==> flow/design.v <==
module    Prgm_Counter(clk, reset, PCsrc, address, PCreg);
input                 PCsrc, clk, reset;
input         [8 : 0] address;
output    reg [7 : 0] PCreg;
wire          [7 : 0] temp;
assign    temp = PCreg + 1;
always@(posedge clk, negedge reset)
begin
    if (reset == 0) begin
        PCreg = 0;
	end
    else begin
        if (PCsrc == 1)
            PCreg = temp + address;
        else
            PCreg = temp;
    end
end
endmodule
module ALU (ALUselect, ALUin1, ALUin2, ALUout);
    input		[3  : 0]	ALUselect;
    input		[15 : 0]	ALUin1, ALUin2;
    output	reg	[15 : 0]	ALUout;
    always@(*) 
    begin 
		if  (ALUselect == 0 || ALUselect == 5 || ALUselect == 7 || ALUselect == 8)
			ALUout = ALUin1 + ALUin2;
		else if (ALUselect == 1) 
			ALUout = ALUin1 << ALUin2;
		else if  (ALUselect == 2) 
			ALUout = ALUin1 >> ALUin2;
		else if (ALUselect == 3)
			ALUout = ALUin1 | ALUin2;
		else  if (ALUselect == 4)
			ALUout = ALUin1 & ALUin2;
		else if (ALUselect == 6)
			ALUout = ALUin2;
		else
			ALUout = 0;
    end
endmodule
module Control_Unit(clk, reset, inst_in, opCode, dst, src1, src2, shamt, iconst, jconst, regWrite, memWrite, PCsrc, memtoReg, ALUsrc);
input					clk, reset;
input		[15 : 0]	inst_in;
output		[3  : 0]	opCode;
output		[5  : 0]	iconst; 
output		[8  : 0]	jconst;
output		[2  : 0]	dst, src1, src2, shamt;
output	reg				regWrite, memWrite, PCsrc, memtoReg;  
output	reg	[1  : 0]	ALUsrc;  
assign	opCode	=	inst_in	[3  :  0];
assign	dst		=	inst_in	[6  :  4];
assign	src1	=	inst_in	[9  :  7];
assign	src2	=	inst_in	[12 : 10];
assign	shamt	=	inst_in	[15 : 13];
assign	iconst	=	inst_in	[15 : 10];
assign	jconst	=	inst_in	[12 :  4];
always@(*) begin
    if (reset == 0) begin
        regWrite	= 0;
        memWrite	= 0;
        PCsrc		= 0;
        memtoReg	= 0;
		ALUsrc		= 0;
    end  
    else begin  
        if (opCode < 4'b 1000)
            regWrite = 1'b 1;
        else
            regWrite = 1'b 0;
        if (opCode == 4'b 1000)
            memWrite = 1'b 1;
        else
            memWrite = 1'b 0;
        if (opCode == 4'b 1001)
            PCsrc = 1'b 1;
        else
            PCsrc = 1'b 0;
        if (opCode == 4'b 0111)
            memtoReg = 1'b 1;
        else
            memtoReg = 1'b 0;   
		if (opCode == 4'b 0101 || opCode == 4'b 0110 || opCode == 4'b 0111 || opCode == 4'b 1000)
			ALUsrc = 2'b 01;
		else if (opCode == 4'b 0001 || opCode == 4'b 0010)
			ALUsrc = 2'b 10;
		else
			ALUsrc = 2'b 00;
    end  
end
endmodule
module DataPath (clk, reset, ALUselect, dst, src1, src2, shamt, iconst, regWrite, memtoReg, memWrite, ALUsrc, reg0, reg1, reg2, reg3, reg4, reg5, reg6, reg7, dataMemValue0, dataMemValue1, dataMemValue2, dataMemValue3, dataMemValue4, dataMemValue5, dataMemValue6, dataMemValue7, ALUout, ALUin1, ALUin2, regDataIn);
output		[15 : 0]	reg0, reg1, reg2, reg3, reg4, reg5, reg6, reg7, dataMemValue0, dataMemValue1, dataMemValue2, dataMemValue3, dataMemValue4, dataMemValue5, dataMemValue6, dataMemValue7, ALUout, ALUin1;
output reg	[15 : 0]	ALUin2;
output reg	[15 : 0]	regDataIn;
input					clk, reset, regWrite, memtoReg, memWrite;
input		[1  : 0]	ALUsrc;
input		[2  : 0]	dst, src1, src2, shamt;
input  		[3  : 0]	ALUselect;
input		[5  : 0]	iconst;
reg			[127 : 0]	regFile;
reg			[511 : 0]	dataMem;
localparam	[511 : 0]	DMEM_RESET = {
	{19{16'd0}},
	16'b 0100, 16'b 0011, 16'b 0010, 16'b 0001, 16'b 0101,	 
	16'b 0101, 16'b 1100, 16'b 1000, 16'b 0011,				 
	16'b 0110, 16'b 0001, 16'b 0010, 16'b 0100				 
};
wire		[15 : 0]	nextData;
wire		[15 : 0]	memReadData;
wire		[15 : 0]	dstData;
wire					memInRange;
assign ALUin1	=	regFile[16*src1 +: 16];
assign dstData	=	regFile[16*dst +: 16];
ALU		DP1	(ALUselect, ALUin1, ALUin2, ALUout);
assign	  reg0 = regFile[  0 +: 16];
assign	  reg1 = regFile[ 16 +: 16];
assign    reg2 = regFile[ 32 +: 16];
assign    reg3 = regFile[ 48 +: 16];
assign    reg4 = regFile[ 64 +: 16];
assign    reg5 = regFile[ 80 +: 16];
assign    reg6 = regFile[ 96 +: 16];
assign    reg7 = regFile[112 +: 16];
assign	  dataMemValue0  = dataMem[  0 +: 16];
assign	  dataMemValue1  = dataMem[ 16 +: 16];
assign    dataMemValue2  = dataMem[ 32 +: 16];
assign    dataMemValue3  = dataMem[ 48 +: 16];
assign    dataMemValue4  = dataMem[ 64 +: 16];
assign    dataMemValue5  = dataMem[ 80 +: 16];
assign    dataMemValue6  = dataMem[ 96 +: 16];
assign    dataMemValue7  = dataMem[112 +: 16];
assign memInRange	=	(ALUout[15 : 5] == 11'd0);
assign memReadData	=	memInRange ? dataMem[16*ALUout[4 : 0] +: 16] : 16'd0;
assign nextData		=	(memtoReg == 1) ? memReadData : ALUout;
always@(posedge clk, negedge reset)
begin
	if (reset == 0) begin
		regFile	<=	128'd0;
		dataMem	<=	DMEM_RESET;
	end  
	else begin
		if (regWrite == 1)
			regFile[16*dst +: 16]			<=	nextData;
		if (memWrite == 1 && memInRange)
			dataMem[16*ALUout[4 : 0] +: 16]	<=	dstData;
	end  
end  
always@(posedge clk)
begin
	if (reset == 1)
		regDataIn	<=	nextData;
end
always@(*)
begin
	if (ALUsrc == 0)
		ALUin2	=	regFile[16*src2 +: 16];
	else if (ALUsrc == 1)
		ALUin2 = {10'd0, iconst};
	else if (ALUsrc == 2)
		ALUin2 = {13'd0, shamt};
	else
		ALUin2 = 16'd0;
end
endmodule
module	CPU(clk, reset, instr, pc, reg0, reg1, reg2, reg3, reg4, reg5, reg6, reg7, dataMemValue0, dataMemValue1, dataMemValue2, dataMemValue3, dataMemValue4, dataMemValue5, dataMemValue6, dataMemValue7, ALUout, ALUin1, ALUin2, regDataIn);
output	[15 : 0]	reg0, reg1, reg2, reg3, reg4, reg5, reg6, reg7, dataMemValue0, dataMemValue1, dataMemValue2, dataMemValue3, dataMemValue4, dataMemValue5, dataMemValue6, dataMemValue7, ALUout, ALUin1, ALUin2, regDataIn;
input				clk, reset;
input	[15 : 0]	instr;
output	[7  : 0]	pc;
wire	[7  : 0]	prgm_cntr;
wire 				PCsrc, regWrite, memWrite, memtoReg;
wire	[1  : 0]	ALUsrc;
wire 	[3  : 0]	opCode;
wire	[2	: 0]	dst, src1, src2, shamt;
wire	[5  : 0]	iconst;
wire	[8  : 0]	jconst;
assign pc		=	prgm_cntr;
Prgm_Counter	C1	(clk, reset, PCsrc, jconst, prgm_cntr);
Control_Unit	C2	(clk, reset, instr, opCode, dst, src1, src2, shamt, iconst, jconst, regWrite, memWrite, PCsrc, memtoReg, ALUsrc);
DataPath		C3	(clk, reset, opCode, dst, src1, src2, shamt, iconst, regWrite, memtoReg, memWrite, ALUsrc, reg0, reg1, reg2, reg3, reg4, reg5, reg6, reg7, dataMemValue0, dataMemValue1, dataMemValue2, dataMemValue3, dataMemValue4, dataMemValue5, dataMemValue6, dataMemValue7, ALUout, ALUin1, ALUin2, regDataIn);
endmodule
[From RTL to reports: CPU]
The steps from the RTL of CPU to its reports follow in flow order.
Lines are those of the file above, counted from 1.
Library cell names are shortened.
A cell with n/a has no value.
Set-up
  top: CPU
  clock input: clk
  standard-cell library: sky130hd
  timing corner: tt_025C_1v80

[Elaborated design]
Source: Yosys, flattened and elaborated, memories not mapped. Widths are those after wreduce; folded enables and synchronous resets count as part of the registers. Registers that Yosys merges into a memory's read port (data or address) are not register bits. Print and check cells do not count. Equal cells are merged and count once.
Bit counts
  elaborated cells: 73
  input bits: 18
  output and inout bits: 328
  bits in registers: 664
Operators by class
  shifts and indexed selects: 10
  magnitude comparators: 1
  add/sub/neg operators: 5
  bitwise gates (word level): 8
  equality and inequality tests: 11
  mux-type cells: 23
  reductions and logical operators: 11
Operators with widths (number)
  variable shift 16 x 33 -> 512 bit: 1
  variable shift 16 x 33 -> 512 bit with constant A: 1
  indexed select 512 x 10 -> 16 bit: 1
  bitwise AND 512 bit: 1
  OR 512 bit: 1
  inverter 512 bit: 1
  indexed select 128 x 8 -> 16 bit: 3
  2-to-1 mux 16 bit: 9
  bitwise AND 128 bit: 1
  OR 128 bit: 1
  inverter 128 bit: 1
  variable shift 16 x 33 -> 128 bit: 1
  variable shift 16 x 33 -> 128 bit with constant A: 1
  negator 7 -> 33 bit: 1
  negator 9 -> 33 bit: 1
  adder 16 bit: 1
  bitwise AND 16 bit: 1
  OR 16 bit: 1
  << shifter 16 x 16 -> 16 bit: 1
  right shift 16 x 16 -> 16 bit: 1
  == test 4 x 3 -> 1 bit with constant B: 4
  logical NOT 11 bit: 1
  == test 4 x 2 -> 1 bit with constant B: 2
  == test 4 bit with constant B: 2
  adder 8 x 1 -> 8 bit with constant B: 1
  adder 8 bit: 1
  2-to-1 mux 8 bit: 1
  2-to-1 mux 1 bit: 8
Other operator kinds: 11; their cells: 19.

[Longest topological paths]
Longest topological path by Yosys (ltp), each cell counted once; first at word level (registers and memories cut), then after technology mapping (sequential cells cut; the memories' decode and read muxes count).
Logic depth
  word-level depth: 21
  ABC_AREA: 0
  depth in mapped cells: 32
  depth with buffers taken out: 23

[Mapped cells and area]
The flow's flattened synthesis, as Yosys stat reports it; memories are mapped. The netlist is that of the ABC_AREA named above (0 if unset); the other value can give another one.
Cell types
  dfrtp_1: number 629, area in all 1.57E+04 um^2
  mux2_2: number 291, area in all 3.28E+03 um^2
  mux2_1: number 258, area in all 2.91E+03 um^2
  nand2_1: number 591, area in all 2.22E+03 um^2
  mux4_2: number 65, area in all 1.46E+03 um^2
  buf_4: number 175, area in all 1313.76 um^2
  mux2i_1: number 113, area in all 1.13E+03 um^2
  nand3_1: number 125, area in all 625.6 um^2
  o21ai_0: number 118, area in all 590.566 um^2
  ha_1: number 46, area in all 575.552 um^2
  clkbuf_1: number 133, area in all 499.229 um^2
  dfstp_2: number 19, area in all 499.229 um^2
  edfxtp_1: number 16, area in all 480.461 um^2
  a22oi_1: number 63, area in all 472.954 um^2
  a21oi_1: number 90, area in all 450.432 um^2
  nor2_1: number 99, area in all 371.606 um^2
  o21ai_1: number 74, area in all 370.355 um^2
  buf_2: number 70, area in all 350.336 um^2
Other cell types: 90; their cells: 687.
Synthesis totals
  flip-flop cells: 664
  mapped cells: 3662
  area of sequential cells: 16719.8 um^2
  cell area after synthesis: 38538.2 um^2
  buffer cells: 406
The figures by module come from a second, unflattened synthesis with its own total; it is not the netlist above.
Second synthesis, totals
  cell total of the unflattened synthesis: 3021
  area total of the unflattened synthesis: 38908.6 um^2
Each row is one instance without its submodules.
By module
  DataPath: area 34687.0 um^2, cells 2496, seq. area 16519.6 um^2, times used 1
  ALU: area 3158.0 um^2, cells 403, seq. area 0.0 um^2, times used 1
  Prgm_Counter: area 745.7 um^2, cells 78, seq. area 200.2 um^2, times used 1
  Control_Unit: area 317.8 um^2, cells 44, seq. area 0.0 um^2, times used 1
  CPU: area 0.0 um^2, cells 0, seq. area 0.0 um^2, times used 1

[Worst setup path after synthesis]
Source: OpenSTA report_checks on the synthesized netlist (no wires, ideal clock, input and output delay 20% of the period each), path of least setup slack; recovery checks are left aside. Register names are those of the netlist, which keeps one name where synthesis merged equal registers.
Timing after synthesis
  kind: input-to-reg
  from: in instr[9]
  to: reg C3.dataMem[454]
  buffers on the path: 7
  external input delay: 1400 ps
  period: 7000 ps
  library setup time: 128 ps
  delay of the path: 5858 ps
  time at the first pin: 1400 ps
  arrival time: 7130 ps
  slack: -258 ps
  stages on the path: 25
  required time: 6872 ps
  synthesis period reached: 7258 ps
"delay of the path" is the arrival time less input delay plus setup time.
"stages on the path" counts driving pins, that of a launching flip-flop among them; a cell with two outputs on the path counts twice.
"synthesis period reached" is the clock period less the worst setup slack; recovery checks do not enter. This is arithmetic on one report: input and output delays are still those of the set period (20% each).
The rows between start and end are the longest chain of elaborated cells between them; the timing report does not say that the signal goes this way. Where chains are equally long, one stands for them.
Each line given opens the expression or statement behind the cell; cells for indexed reads and writes are added by Yosys, which also makes memories of some case tables.
Lines with a computed index may be missing from the assigning lines.
On the way, after synthesis
  path through: clkbuf_1 > buf_4 > buf_2 > mux4_2 > mux2i_1 > inv_1 > ha_1 > fa_1 > nand2_1 > o21ai_0 > o21ai_1 > a21oi_4 > inv_2 > buf_2 > buf_1 > buf_1 > ha_1 > and3_1 > ha_1 > nor2_2 > o21ai_1 > nor3b_1 > nand2_2 > buf_2 > mux2_1
  length of the longest elaborated chain: 12
  elaborated cells on any way between the ends: 19
  RTL lines with such cells: 14
  classes of those cells: add/sub: 2; shift: 5; mux: 5; logic: 5; reduce/logical: 2
RTL lines, path after synthesis
  from (decl): line 168  | input [15 : 0] instr;
  indexed select 128 x 8 -> 16 bit: line 113  | assign ALUin1 = regFile[16*src1 +: 16];
  bitwise AND 16 bit: line 35  | ALUout = ALUin1 & ALUin2;
  2-to-1 mux 16 bit: line 34  | else if (ALUselect == 4)
  2-to-1 mux 16 bit: line 32  | else if (ALUselect == 3)
  2-to-1 mux 16 bit: line 30  | else if (ALUselect == 2)
  2-to-1 mux 16 bit: line 28  | else if (ALUselect == 1)
  2-to-1 mux 16 bit: line 26  | if (ALUselect == 0 || ALUselect == 5 || ALUselect == 7 || ALUselect == 8)
  negator 9 -> 33 bit: line 145  | dataMem[16*ALUout[4 : 0] +: 16] <= dstData;
  variable shift 16 x 33 -> 512 bit: line 145
  inverter 512 bit: line 145
  bitwise AND 512 bit: line 145
  OR 512 bit: line 145
  to (assign): line 139  | dataMem <= DMEM_RESET;
  to (decl): line 102  | reg [511 : 0] dataMem;
Some nets on the timed path still bear RTL names; the line given drives or declares the net.
Named nets, after synthesis (line)
  ALUin1[0]: 113

[Worst path after layout]
Path of least setup slack in the final report of entry B (OpenROAD, finished layout, wires in). Where an end is a register, its clock arrival counts in the times.
The path's times are printed in steps of 10 ps; the period is the one set.
Timing post-layout
  kind: input-to-reg
  from: in instr[0]
  to: reg C3.dataMem[363]
  buffers on the path: 11
  time at the first pin: 820 ps
  slack: -1560 ps
  arrival time: 6180 ps
  stages on the path: 29
  library setup time: 120 ps
  external input delay: 820 ps
  required time: 4620 ps
  period: 4100 ps
The rows between start and end are the longest chain of elaborated cells between them; the timing report does not say that the signal goes this way. Where chains are equally long, one stands for them.
Lines with a computed index may be missing from the assigning lines.
On the way, post-layout
  path through: buf_8 > or4b_4 > o21a_4 > o32ai_4 > nor2_4 > buf_4 > fa_2 > a21o_4 > a21oi_2 > buf_4 > o21ai_2 > nor3b_4 > o31ai_4 > buf_6 > buf_4 > o21ai_1 > xor2_1 > nand2_1 > nand4b_1 > buf_6 > buf_4 > nor3_2 > buf_4 > and3b_2 > buf_12 > buf_12 > nand4_4 > buf_12 > mux2_1
  length of the longest elaborated chain: 21
  elaborated cells on any way between the ends: 46
  classes of those cells: add/sub: 2; eq/ne: 10; shift: 4; mux: 14; logic: 5; reduce/logical: 11
RTL lines, path post-layout
  from (decl): line 168  | input [15 : 0] instr;
  == test 4 x 3 -> 1 bit: line 83  | if (opCode == 4'b 0101 || opCode == 4'b 0110 || opCode == 4'b 0111 || opCode == 4'b 1000)
  logical OR 1 bit (3 in a row): line 83
  2-to-1 mux 2 bit: line 83
  2-to-1 mux 2 bit: line 59  | if (reset == 0) begin
  == test 2 bit: line 159  | else if (ALUsrc == 2)
  2-to-1 mux 3 bit: line 159
  2-to-1 mux 6 bit: line 157  | else if (ALUsrc == 1)
  (+5 left out)
  2-to-1 mux 16 bit: line 28  | else if (ALUselect == 1)
  2-to-1 mux 16 bit: line 26  | if (ALUselect == 0 || ALUselect == 5 || ALUselect == 7 || ALUselect == 8)
  negator 9 -> 33 bit: line 145  | dataMem[16*ALUout[4 : 0] +: 16] <= dstData;
  variable shift 16 x 33 -> 512 bit: line 145
  inverter 512 bit: line 145
  bitwise AND 512 bit: line 145
  OR 512 bit: line 145
  to (assign): line 139  | dataMem <= DMEM_RESET;
  to (decl): line 102  | reg [511 : 0] dataMem;

Hand-over note for CPU

Record of 5 stored runs of the RTL-to-layout flow on CPU, platform sky130hd. The runs are unordered. Constraints: input delay and output delay 20% of the set period each, output load 0.01 pF.
"period achieved" means the clock period less the worst setup slack. The figure is calculated, with input and output delays left at 20% of the set period.
"time on the worst setup path" means the part of the period allowed to the worst setup path (the constraints hold back 20% at inputs and 20% at outputs) less its slack; where the path has registers, the arrival times of their clocks count too.
"total power of the final layout" is the tool's figure for a default switching activity; nothing was simulated.
"time on the worst setup path" is given in steps of 10 ps.

==> entry A: settings <==
{ "ABC_AREA": 1, "CAP_MARGIN": 35, "CELL_PAD_IN_SITES_GLOBAL_PLACEMENT": 0, "CORE_ASPECT_RATIO": 1.42, "CORE_UTILIZATION": 70, "CTS_CLUSTER_DIAMETER": 327, "CTS_CLUSTER_SIZE": 50, "GPL_ROUTABILITY_DRIVEN": 0, "GPL_TIMING_DRIVEN": 0, "HOLD_SLACK_MARGIN": -0.03, "MAX_ROUTING_LAYER": "met4", "MIN_ROUTING_LAYER": "met1", "PLACE_DENSITY_LB_ADDON": 0.29, "SETUP_SLACK_MARGIN": 0.93, "SLEW_MARGIN": 25, "TNS_END_PERCENT": 90, "period_ns": 10.2, "CORE_MARGIN": 2 }
==> entry A: results <==
did not finish, routing stopped with GRT-0116

==> entry B: settings <==
{ "CAP_MARGIN": 10, "CELL_PAD_IN_SITES_DETAIL_PLACEMENT": 1, "CELL_PAD_IN_SITES_GLOBAL_PLACEMENT": 1, "CORE_UTILIZATION": 31, "GPL_TIMING_DRIVEN": 1, "MAX_ROUTING_LAYER": "met4", "PLACE_DENSITY_LB_ADDON": 0.18, "period_ns": 4.1, "CORE_MARGIN": 2, "SLEW_MARGIN": 20 }
==> entry B: results <==
time on the worst setup path: 4840 ps
worst path kind: input-to-reg
final design utilization: 0.447
post-route setup TNS: -948446 ps
total power of the final layout: 22.094 mW
period achieved: 5660 ps
setup slack of the critical path: -1560 ps
Yosys chip area after synthesis: 38538.2 um^2
die footprint: 127153.0 um^2
std-cell area (final layout): 55144.1 um^2

==> entry C: settings <==
{ "SETUP_SLACK_MARGIN": 0.2, "period_ns": 6.8, "CAP_MARGIN": 20, "CORE_MARGIN": 2, "CORE_UTILIZATION": 40, "SLEW_MARGIN": 20 }
==> entry C: results <==
time on the worst setup path: 4010 ps
worst path kind: input-to-output
final design utilization: 0.526
post-route setup TNS: 0 ps
total power of the final layout: 12.342 mW
period achieved: 6731 ps
setup slack of the critical path: 69 ps
Yosys chip area after synthesis: 38538.2 um^2
die footprint: 98844.2 um^2
std-cell area (final layout): 50081.8 um^2

==> entry D: settings <==
{ "CAP_MARGIN": 35, "CORE_ASPECT_RATIO": 0.61, "CORE_UTILIZATION": 70, "CTS_CLUSTER_DIAMETER": 327, "GPL_ROUTABILITY_DRIVEN": 0, "GPL_TIMING_DRIVEN": 0, "HOLD_SLACK_MARGIN": -0.03, "MAX_ROUTING_LAYER": "met4", "MIN_ROUTING_LAYER": "met2", "PLACE_DENSITY": 0.53, "SETUP_SLACK_MARGIN": 0.93, "SLEW_MARGIN": 40, "TNS_END_PERCENT": 90, "period_ns": 10.2, "CORE_MARGIN": 2 }
==> entry D: results <==
did not finish, routing stopped with GRT-0116

==> entry E: settings <==
{ "ABC_AREA": 1, "CAP_MARGIN": 10, "CELL_PAD_IN_SITES_DETAIL_PLACEMENT": 1, "CELL_PAD_IN_SITES_GLOBAL_PLACEMENT": 1, "CORE_ASPECT_RATIO": 1.57, "CORE_UTILIZATION": 63, "CTS_CLUSTER_DIAMETER": 27, "CTS_CLUSTER_SIZE": 93, "GPL_ROUTABILITY_DRIVEN": 0, "HOLD_SLACK_MARGIN": 0.27, "MAX_ROUTING_LAYER": "met5", "MIN_ROUTING_LAYER": "met2", "PLACE_DENSITY_LB_ADDON": 0.29, "SETUP_SLACK_MARGIN": 1.37, "SLEW_MARGIN": 30, "TNS_END_PERCENT": 80, "period_ns": 8.85, "CORE_MARGIN": 2 }
==> entry E: results <==
did not finish, placement stopped with FLW-0024

End of note.
